==> flow/design.v <==
module ntt_16point(
    input wire clk,
    input wire rst,
    input wire start,
    input wire [111:0] data_in,
    output reg done,
    output reg [6:0] result_0,
    output reg [6:0] result_1,
    output reg [6:0] result_2,
    output reg [6:0] result_3,
    output reg [6:0] result_4,
    output reg [6:0] result_5,
    output reg [6:0] result_6,
    output reg [6:0] result_7,
    output reg [6:0] result_8,
    output reg [6:0] result_9,
    output reg [6:0] result_10,
    output reg [6:0] result_11,
    output reg [6:0] result_12,
    output reg [6:0] result_13,
    output reg [6:0] result_14,
    output reg [6:0] result_15
);
    localparam Q = 97;
    wire [6:0] omega [0:15];
    wire [6:0] input_data [0:15];
    reg [6:0] data [0:15];
    reg [3:0] stage;
    reg [4:0] i;
    reg computing;
    reg [3:0] m, k, j;
    reg [6:0] t, u, tw;
    reg [4:0] twiddle_idx;
    assign omega[0] = 1;
    assign omega[1] = 27;
    assign omega[2] = 50;
    assign omega[3] = 41;
    assign omega[4] = 96;
    assign omega[5] = 70;
    assign omega[6] = 47;
    assign omega[7] = 56;
    assign omega[8] = 1;
    assign omega[9] = 27;
    assign omega[10] = 50;
    assign omega[11] = 41;
    assign omega[12] = 96;
    assign omega[13] = 70;
    assign omega[14] = 47;
    assign omega[15] = 56;
    genvar gk;
    generate
        for (gk = 0; gk < 16; gk = gk + 1) begin : g_in
            assign input_data[gk] = data_in[7*gk +: 7];
        end
    endgenerate
    function [6:0] mod_mult;
        input [6:0] a;
        input [6:0] b;
        reg [13:0] temp;
        begin
            temp = a * b;
            mod_mult = temp % Q;
        end
    endfunction
    function [6:0] mod_add;
        input [6:0] a;
        input [6:0] b;
        reg [7:0] temp;
        begin
            temp = a + b;
            if (temp >= Q)
                mod_add = temp - Q;
            else
                mod_add = temp[6:0];
        end
    endfunction
    function [6:0] mod_sub;
        input [6:0] a;
        input [6:0] b;
        reg signed [7:0] temp;
        begin
            temp = a - b;
            if (temp < 0)
                mod_sub = temp + Q;
            else
                mod_sub = temp[6:0];
        end
    endfunction
    function [3:0] bit_reverse;
        input [3:0] idx;
        begin
            bit_reverse = {idx[0], idx[1], idx[2], idx[3]};
        end
    endfunction
    always @(posedge clk) begin
        if (rst) begin
            done <= 0;
            computing <= 0;
            stage <= 0;
            i <= 0;
        end else begin
            if (start && !computing) begin
                data[0] <= input_data[bit_reverse(0)];
                data[1] <= input_data[bit_reverse(1)];
                data[2] <= input_data[bit_reverse(2)];
                data[3] <= input_data[bit_reverse(3)];
                data[4] <= input_data[bit_reverse(4)];
                data[5] <= input_data[bit_reverse(5)];
                data[6] <= input_data[bit_reverse(6)];
                data[7] <= input_data[bit_reverse(7)];
                data[8] <= input_data[bit_reverse(8)];
                data[9] <= input_data[bit_reverse(9)];
                data[10] <= input_data[bit_reverse(10)];
                data[11] <= input_data[bit_reverse(11)];
                data[12] <= input_data[bit_reverse(12)];
                data[13] <= input_data[bit_reverse(13)];
                data[14] <= input_data[bit_reverse(14)];
                data[15] <= input_data[bit_reverse(15)];
                computing <= 1;
                done <= 0;
                stage <= 0;
                i <= 0;
            end else if (computing) begin
                if (stage < 4) begin
                    if (i < 16) begin
                        m = 1 << stage;   
                        k = i >> (stage + 1);   
                        j = i & ((1 << (stage + 1)) - 1);   
                        if (j < m) begin
                            twiddle_idx = (j << (4 - stage - 1)) & 15;
                            tw = omega[twiddle_idx];
                            t = mod_mult(tw, data[i + m]);
                            u = data[i];
                            data[i] <= mod_add(u, t);
                            data[i + m] <= mod_sub(u, t);
                        end
                        i <= i + 1;
                    end else begin
                        i <= 0;
                        stage <= stage + 1;
                    end
                end else begin
                    result_0 <= data[0];
                    result_1 <= data[1];
                    result_2 <= data[2];
                    result_3 <= data[3];
                    result_4 <= data[4];
                    result_5 <= data[5];
                    result_6 <= data[6];
                    result_7 <= data[7];
                    result_8 <= data[8];
                    result_9 <= data[9];
                    result_10 <= data[10];
                    result_11 <= data[11];
                    result_12 <= data[12];
                    result_13 <= data[13];
                    result_14 <= data[14];
                    result_15 <= data[15];
                    done <= 1;
                    computing <= 0;
                end
            end
        end
    end
endmodule
Step by step through the tools: ntt_16point
The steps from the RTL of ntt_16point to its reports follow in flow order. Lines are those of the file above, counted from 1. Cell names lack the library's common part. The mark n/a stands for no value.

Design top: ntt_16point. Clock port: clk. Standard-cell library: sky130hd. Timing corner: tt_025C_1v80.

Word-level counts
Counts by Yosys on the flattened word-level netlist (proc, flatten, opt, wreduce; memories kept). Print and check cells are left out. Cells with the same type and inputs are merged into one. Memory sizes are those after Yosys's memory passes, which may raise the word count (mostly to a power of two), join words into wider ones and drop unused or constant bits.

The entry for memories kept reads 1. Under input port bits stands 115. For register bits the number is 11. Under bits in writable memories stands 112.

For reductions and logical operators the number is 16. The entry for multipliers reads 1. The figure for div/mod/pow operators is 1. Under shift-type cells stands 3. The figure for muxes and demuxes is 79. Eq/ne operators: 15. The entry for magnitude comparators reads 5. Under bitwise operators stands 5. The figure for add/sub/neg operators is 10.

Memory list: data (depth 16, width 7, line 27) `reg [6:0] data [0:15];`.

Operators by type and width (number): 2-to-1 mux 7 bit (52); modulo 14 x 7 -> 32 bit (second input constant) (1); multiplier 7 x 7 -> 14 bit (1); case mux 7 bit (select 8 bit) (1); 2-to-1 mux 4 bit (14); << shifter 4 x 32 -> 4 bit (1); == test 4 bit (second input constant) (8); OR reduction 2 bit (9); == test 4 x 3 -> 1 bit (second input constant) (4); 2-to-1 mux 1 bit (11); == test 4 x 2 -> 1 bit (second input constant) (2); adder 7 x 7 -> 8 bit (1); subtractor 7 x 7 -> 8 bit (1); less-than comparator 8 x 1 -> 1 bit (second input constant) (1); greater-or-equal comparator 8 x 7 -> 1 bit (second input constant) (1); adder 7 x 6 -> 7 bit (second input constant) (1); subtractor 7 bit (second input constant) (1); subtractor 5 x 2 -> 6 bit (second input constant) (1); << shifter 1 x 5 -> 4 bit (first input constant) (1); subtractor 3 x 4 -> 5 bit (first input constant) (1); adder 4 x 1 -> 5 bit (second input constant) (1); adder 5 x 1 -> 5 bit (second input constant) (1); less-than comparator 5 bit (second input constant) (1); 2-to-1 mux 5 bit (1); NOT 1 bit (4); << shifter 2 x 4 -> 4 bit (first input constant) (1); AND reduction 2 bit (2); subtractor 4 x 1 -> 4 bit (second input constant) (1).

Not listed: further kinds 10, cells in them 10.

Logic depth
Depth = most cells in a row (Yosys ltp): at word level without a register or memory, in the mapped netlist without a sequential cell, where the memories' decode and read muxes count.

For depth after elaboration the number is 25. ABC_AREA: 0. For gate-level depth with buffers the number is 78. Under gate-level depth less buffers stands 72.

Synthesis result
Yosys stat after the flow's synthesis: flattened, memories mapped to cells. It holds for the ABC_AREA given above (unset counts as 0); a run with the other value may have another netlist.

Cell types (number): edfxtp_1 (224); mux4_2 (63); nand2_1 (248); ha_1 (70); o21ai_0 (115); fa_1 (27); nor2_1 (122); o211ai_1 (52); xnor2_1 (44); a21oi_1 (69); nand3_1 (66); mux2i_1 (31); dfxtp_1 (15); a31oi_1 (45); clkbuf_1 (67); and2_1 (31); inv_1 (51); nor2b_1 (27).

Other cell types: 74; their cells: 286.

Under cells in the netlist stands 1653. For buffer cells the number is 83. Mapped flip-flops: 239. Synthesis area: 16917.5 µm². Under sequential area stands 7026.7 µm².

Path before layout
OpenSTA on the mapped netlist: ideal clock, no wires. The path of least setup slack (recovery checks aside). Input and output delay are each 20% of the period. Register names are those of the netlist, which keeps one name where synthesis merged equal registers.

Kind: reg2reg. From: reg stage[2]. To: mem data[2][6]. Data required time: 15.732 ns. Under path delay stands 16.677 ns. The entry for stages on the path reads 71. For library setup time the number is 0.268 ns. The entry for time at the first pin reads 0.000 ns. Arrival time: 16.409 ns. Under clock period stands 16.0 ns. The entry for path buffers reads 8. Under setup slack stands -0.677 ns. The figure for synthesis period reached is 16.677 ns.

"path delay" is the arrival time less input delay plus setup time. "stages on the path" counts driving pins, that of a launching flip-flop among them; a cell with two outputs on the path counts twice. "synthesis period reached" = period - worst setup slack (recovery checks aside). The figure is calculated, with input and output delays left at 20% of the set period. The rows between start and end are the longest chain of elaborated cells between them; the timing report does not say that the signal goes this way. Where chains are equally long, one stands for them. A line is the first line of the expression or statement that the cell stems from. Yosys adds cells for indexed reads and writes and turns some case tables into memories. At most two assigning lines are given for a register; there are more.

Cells stage by stage: dfxtp_1 > clkbuf_1 > or2_2 > nor3_1 > ha_1 > clkbuf_1 > buf_1 > clkbuf_1 > mux4_2 > mux2i_1 > a21oi_1 > nand2_1 > fa_1 > fa_1 > inv_1 > fa_1 > fa_1 > ha_1 > (+35 left out) > nor2_2 > mux2_1 > fa_1 > nor2_1 > nor2_1 > nor2_1 > nor2_1 > xnor2_1 > nand2_1 > o31ai_1 > mux2i_1 > a21oi_1 > nor2_1 > xnor2_1 > clkbuf_1 > nand2_1 > o211ai_1 > o21ai_0. For length of the longest elaborated chain the number is 25. Under elaborated cells between the ends (all ways) stands 83. Those cells by class: add/sub (9); mul (1); div (1); compare (4); eq/ne (15); shift (3); mux (39); logic (1); reduce/logical (9); memory (1).

RTL lines, path post-synthesis: start, declared (line 28) `reg [3:0] stage;`; start, assigned (line 99) `stage <= 0;`; start, assigned (line 140) `stage <= stage + 1;`; adder 4 x 1 -> 5 bit (line 128) `j = i & ((1 << (stage + 1)) - 1);`; << shifter 1 x 5 -> 4 bit (line 128); subtractor 4 x 1 -> 4 bit (line 128); AND 4 bit (line 128); << shifter 4 x 32 -> 4 bit (line 130) `twiddle_idx = (j << (4 - stage - 1)) & 15;`; == test 4 bit (line 131) `tw = omega[twiddle_idx];`; OR reduction 2 bit; (+11 left out); 2-to-1 mux 7 bit (line 71) `if (temp >= Q)`; 2-to-1 mux 7 bit (line 129) `if (j < m) begin`; 2-to-1 mux 7 bit (line 125) `if (i < 16) begin`; 2-to-1 mux 7 bit (line 124) `if (stage < 4) begin`; 2-to-1 mux 7 bit (line 123) `end else if (computing) begin`; 2-to-1 mux 7 bit (line 102) `if (start && !computing) begin`; 2-to-1 mux 7 bit (line 96) `if (rst) begin`; end, declared (line 27) `reg [6:0] data [0:15];`.

Path in the finished layout
From the final timing report of run 3: the path of least setup slack in the routed layout; clock arrival at registers is part of the times.

Kind: reg2reg. From: reg stage[3]. To: mem data[7][1]. The entry for time at the first pin reads 0.55 ns. The entry for stages on the path reads 70. Data required time: 16.28 ns. For library setup time the number is 0.27 ns. Arrival time: 16.11 ns. Under setup slack stands 0.17 ns. Under clock period stands 16.0 ns. The entry for path buffers reads 4.

The rows between start and end are the longest chain of elaborated cells between them; the timing report does not say that the signal goes this way. Where chains are equally long, one stands for them. At most two assigning lines are given for a register; there are more.

Cells stage by stage: dfxtp_4 > or2_4 > nor3_4 > ha_4 > fa_2 > buf_6 > mux4_2 > nor2b_1 > a211oi_1 > a21oi_1 > buf_4 > nand2b_4 > fa_1 > fa_1 > inv_1 > fa_1 > fa_1 > ha_4 > (+34 left out) > ha_2 > inv_2 > fa_2 > nor2_2 > nor2_1 > nor2_1 > nor2_1 > xnor2_1 > nand2_1 > o31ai_4 > mux2i_2 > a21oi_4 > buf_6 > mux2i_4 > buf_12 > o21ai_0 > nand2_1 > o21ai_1. For length of the longest elaborated chain the number is 25. Under elaborated cells between the ends (all ways) stands 83. Those cells by class: add/sub (9); mul (1); div (1); compare (4); eq/ne (15); shift (3); mux (39); logic (1); reduce/logical (9); memory (1).

RTL lines, path post-layout: start, declared (line 28) `reg [3:0] stage;`; start, assigned (line 99) `stage <= 0;`; start, assigned (line 140) `stage <= stage + 1;`; adder 4 x 1 -> 5 bit (line 128) `j = i & ((1 << (stage + 1)) - 1);`; << shifter 1 x 5 -> 4 bit (line 128); subtractor 4 x 1 -> 4 bit (line 128); AND 4 bit (line 128); << shifter 4 x 32 -> 4 bit (line 130) `twiddle_idx = (j << (4 - stage - 1)) & 15;`; == test 4 bit (line 131) `tw = omega[twiddle_idx];`; OR reduction 2 bit; (+11 left out); 2-to-1 mux 7 bit (line 71) `if (temp >= Q)`; 2-to-1 mux 7 bit (line 129) `if (j < m) begin`; 2-to-1 mux 7 bit (line 125) `if (i < 16) begin`; 2-to-1 mux 7 bit (line 124) `if (stage < 4) begin`; 2-to-1 mux 7 bit (line 123) `end else if (computing) begin`; 2-to-1 mux 7 bit (line 102) `if (start && !computing) begin`; 2-to-1 mux 7 bit (line 96) `if (rst) begin`; end, declared (line 27) `reg [6:0] data [0:15];`.

Below are 3 stored runs of the flow (Yosys, OpenROAD; platform sky130hd) on ntt_16point, each with its settings and what was measured, unordered. Constraints: input delay and output delay 20% of the set period each, output load 0.01 pF. "period reached" means the clock period less the worst setup slack. The figure is calculated, with input and output delays left at 20% of the set period. "overall power": no workload was simulated; the value follows from the tool's default switching activity.

Files of run 1:
==> flow/run.sh <==
#!/bin/bash
# the make line also repeats the synthesis and layout settings of config.mk as NAME=value (left out here)
make -C /OpenROAD-flow-scripts/flow DESIGN_CONFIG=/design/flow/config.mk WORK_HOME=/design/flow/orfs CLKGATE_MAP_FILE= finish
==> flow/config.mk <==
export PLATFORM = sky130hd
export DESIGN_NAME = ntt_16point
export DESIGN_NICKNAME = ntt_16point
export VERILOG_FILES = /design/flow/design.v
export SDC_FILE = /design/flow/constraint.sdc
export NUM_CORES = 4
export LEC_CHECK = 0
export CAP_MARGIN = 20
export CELL_PAD_IN_SITES_DETAIL_PLACEMENT = 0
export CELL_PAD_IN_SITES_GLOBAL_PLACEMENT = 3
export CORE_ASPECT_RATIO = 1.52
export CORE_MARGIN = 2
export CORE_UTILIZATION = 47
export CTS_CLUSTER_SIZE = 70
export GPL_TIMING_DRIVEN = 0
export MAX_ROUTING_LAYER = met4
export SETUP_SLACK_MARGIN = 3.7
export SLEW_MARGIN = 35
==> flow/constraint.sdc <==
create_clock -name core_clock -period 27.6 [get_ports {clk}]
set_input_delay 5.5200 -clock core_clock [delete_from_list [all_inputs] [get_ports {clk}]]
set_output_delay 5.5200 -clock core_clock [all_outputs]
set_load 0.01 [all_outputs]

Outcome of run 1: not finished: placement ended with error GPL-0301.

Files of run 2:
==> flow/run.sh <==
#!/bin/bash
# the make line also repeats the synthesis and layout settings of config.mk as NAME=value (left out here)
make -C /OpenROAD-flow-scripts/flow DESIGN_CONFIG=/design/flow/config.mk WORK_HOME=/design/flow/orfs CLKGATE_MAP_FILE= finish
==> flow/config.mk <==
export PLATFORM = sky130hd
export DESIGN_NAME = ntt_16point
export DESIGN_NICKNAME = ntt_16point
export VERILOG_FILES = /design/flow/design.v
export SDC_FILE = /design/flow/constraint.sdc
export NUM_CORES = 4
export LEC_CHECK = 0
export CAP_MARGIN = 20
export CORE_MARGIN = 9
export CORE_UTILIZATION = 64
export CTS_CLUSTER_SIZE = 78
export PLACE_DENSITY_LB_ADDON = 0.21
export SETUP_SLACK_MARGIN = 2.98
export SLEW_MARGIN = 20
==> flow/constraint.sdc <==
create_clock -name core_clock -period 14.5 [get_ports {clk}]
set_input_delay 2.9000 -clock core_clock [delete_from_list [all_inputs] [get_ports {clk}]]
set_output_delay 2.9000 -clock core_clock [all_outputs]
set_load 0.01 [all_outputs]

Outcome of run 2: not finished: routing ended with error GRT-0232.

Files of run 3:
==> flow/run.sh <==
#!/bin/bash
# the make line also repeats the synthesis and layout settings of config.mk as NAME=value (left out here)
make -C /OpenROAD-flow-scripts/flow DESIGN_CONFIG=/design/flow/config.mk WORK_HOME=/design/flow/orfs CLKGATE_MAP_FILE= finish
==> flow/config.mk <==
export PLATFORM = sky130hd
export DESIGN_NAME = ntt_16point
export DESIGN_NICKNAME = ntt_16point
export VERILOG_FILES = /design/flow/design.v
export SDC_FILE = /design/flow/constraint.sdc
export NUM_CORES = 4
export LEC_CHECK = 0
export CAP_MARGIN = 40
export CELL_PAD_IN_SITES_DETAIL_PLACEMENT = 1
export CORE_MARGIN = 2
export CORE_UTILIZATION = 40
export GPL_ROUTABILITY_DRIVEN = 1
export MAX_ROUTING_LAYER = met4
export SLEW_MARGIN = 20
==> flow/constraint.sdc <==
create_clock -name core_clock -period 16.0 [get_ports {clk}]
set_input_delay 3.2000 -clock core_clock [delete_from_list [all_inputs] [get_ports {clk}]]
set_output_delay 3.2000 -clock core_clock [all_outputs]
set_load 0.01 [all_outputs]

Results of run 3. The cell area after synthesis is 16,917.5 µm². The setup slack of the worst path reads 0.171 ns. The period reached is 15.829 ns. The die area stands at 43,955.2 µm². The overall power comes to 3.072 mW. The total negative setup slack is 0.000 ns. The measured area of the standard cells in the finished layout is 22,461.5 µm². For the utilization after routing the run shows 0.537.
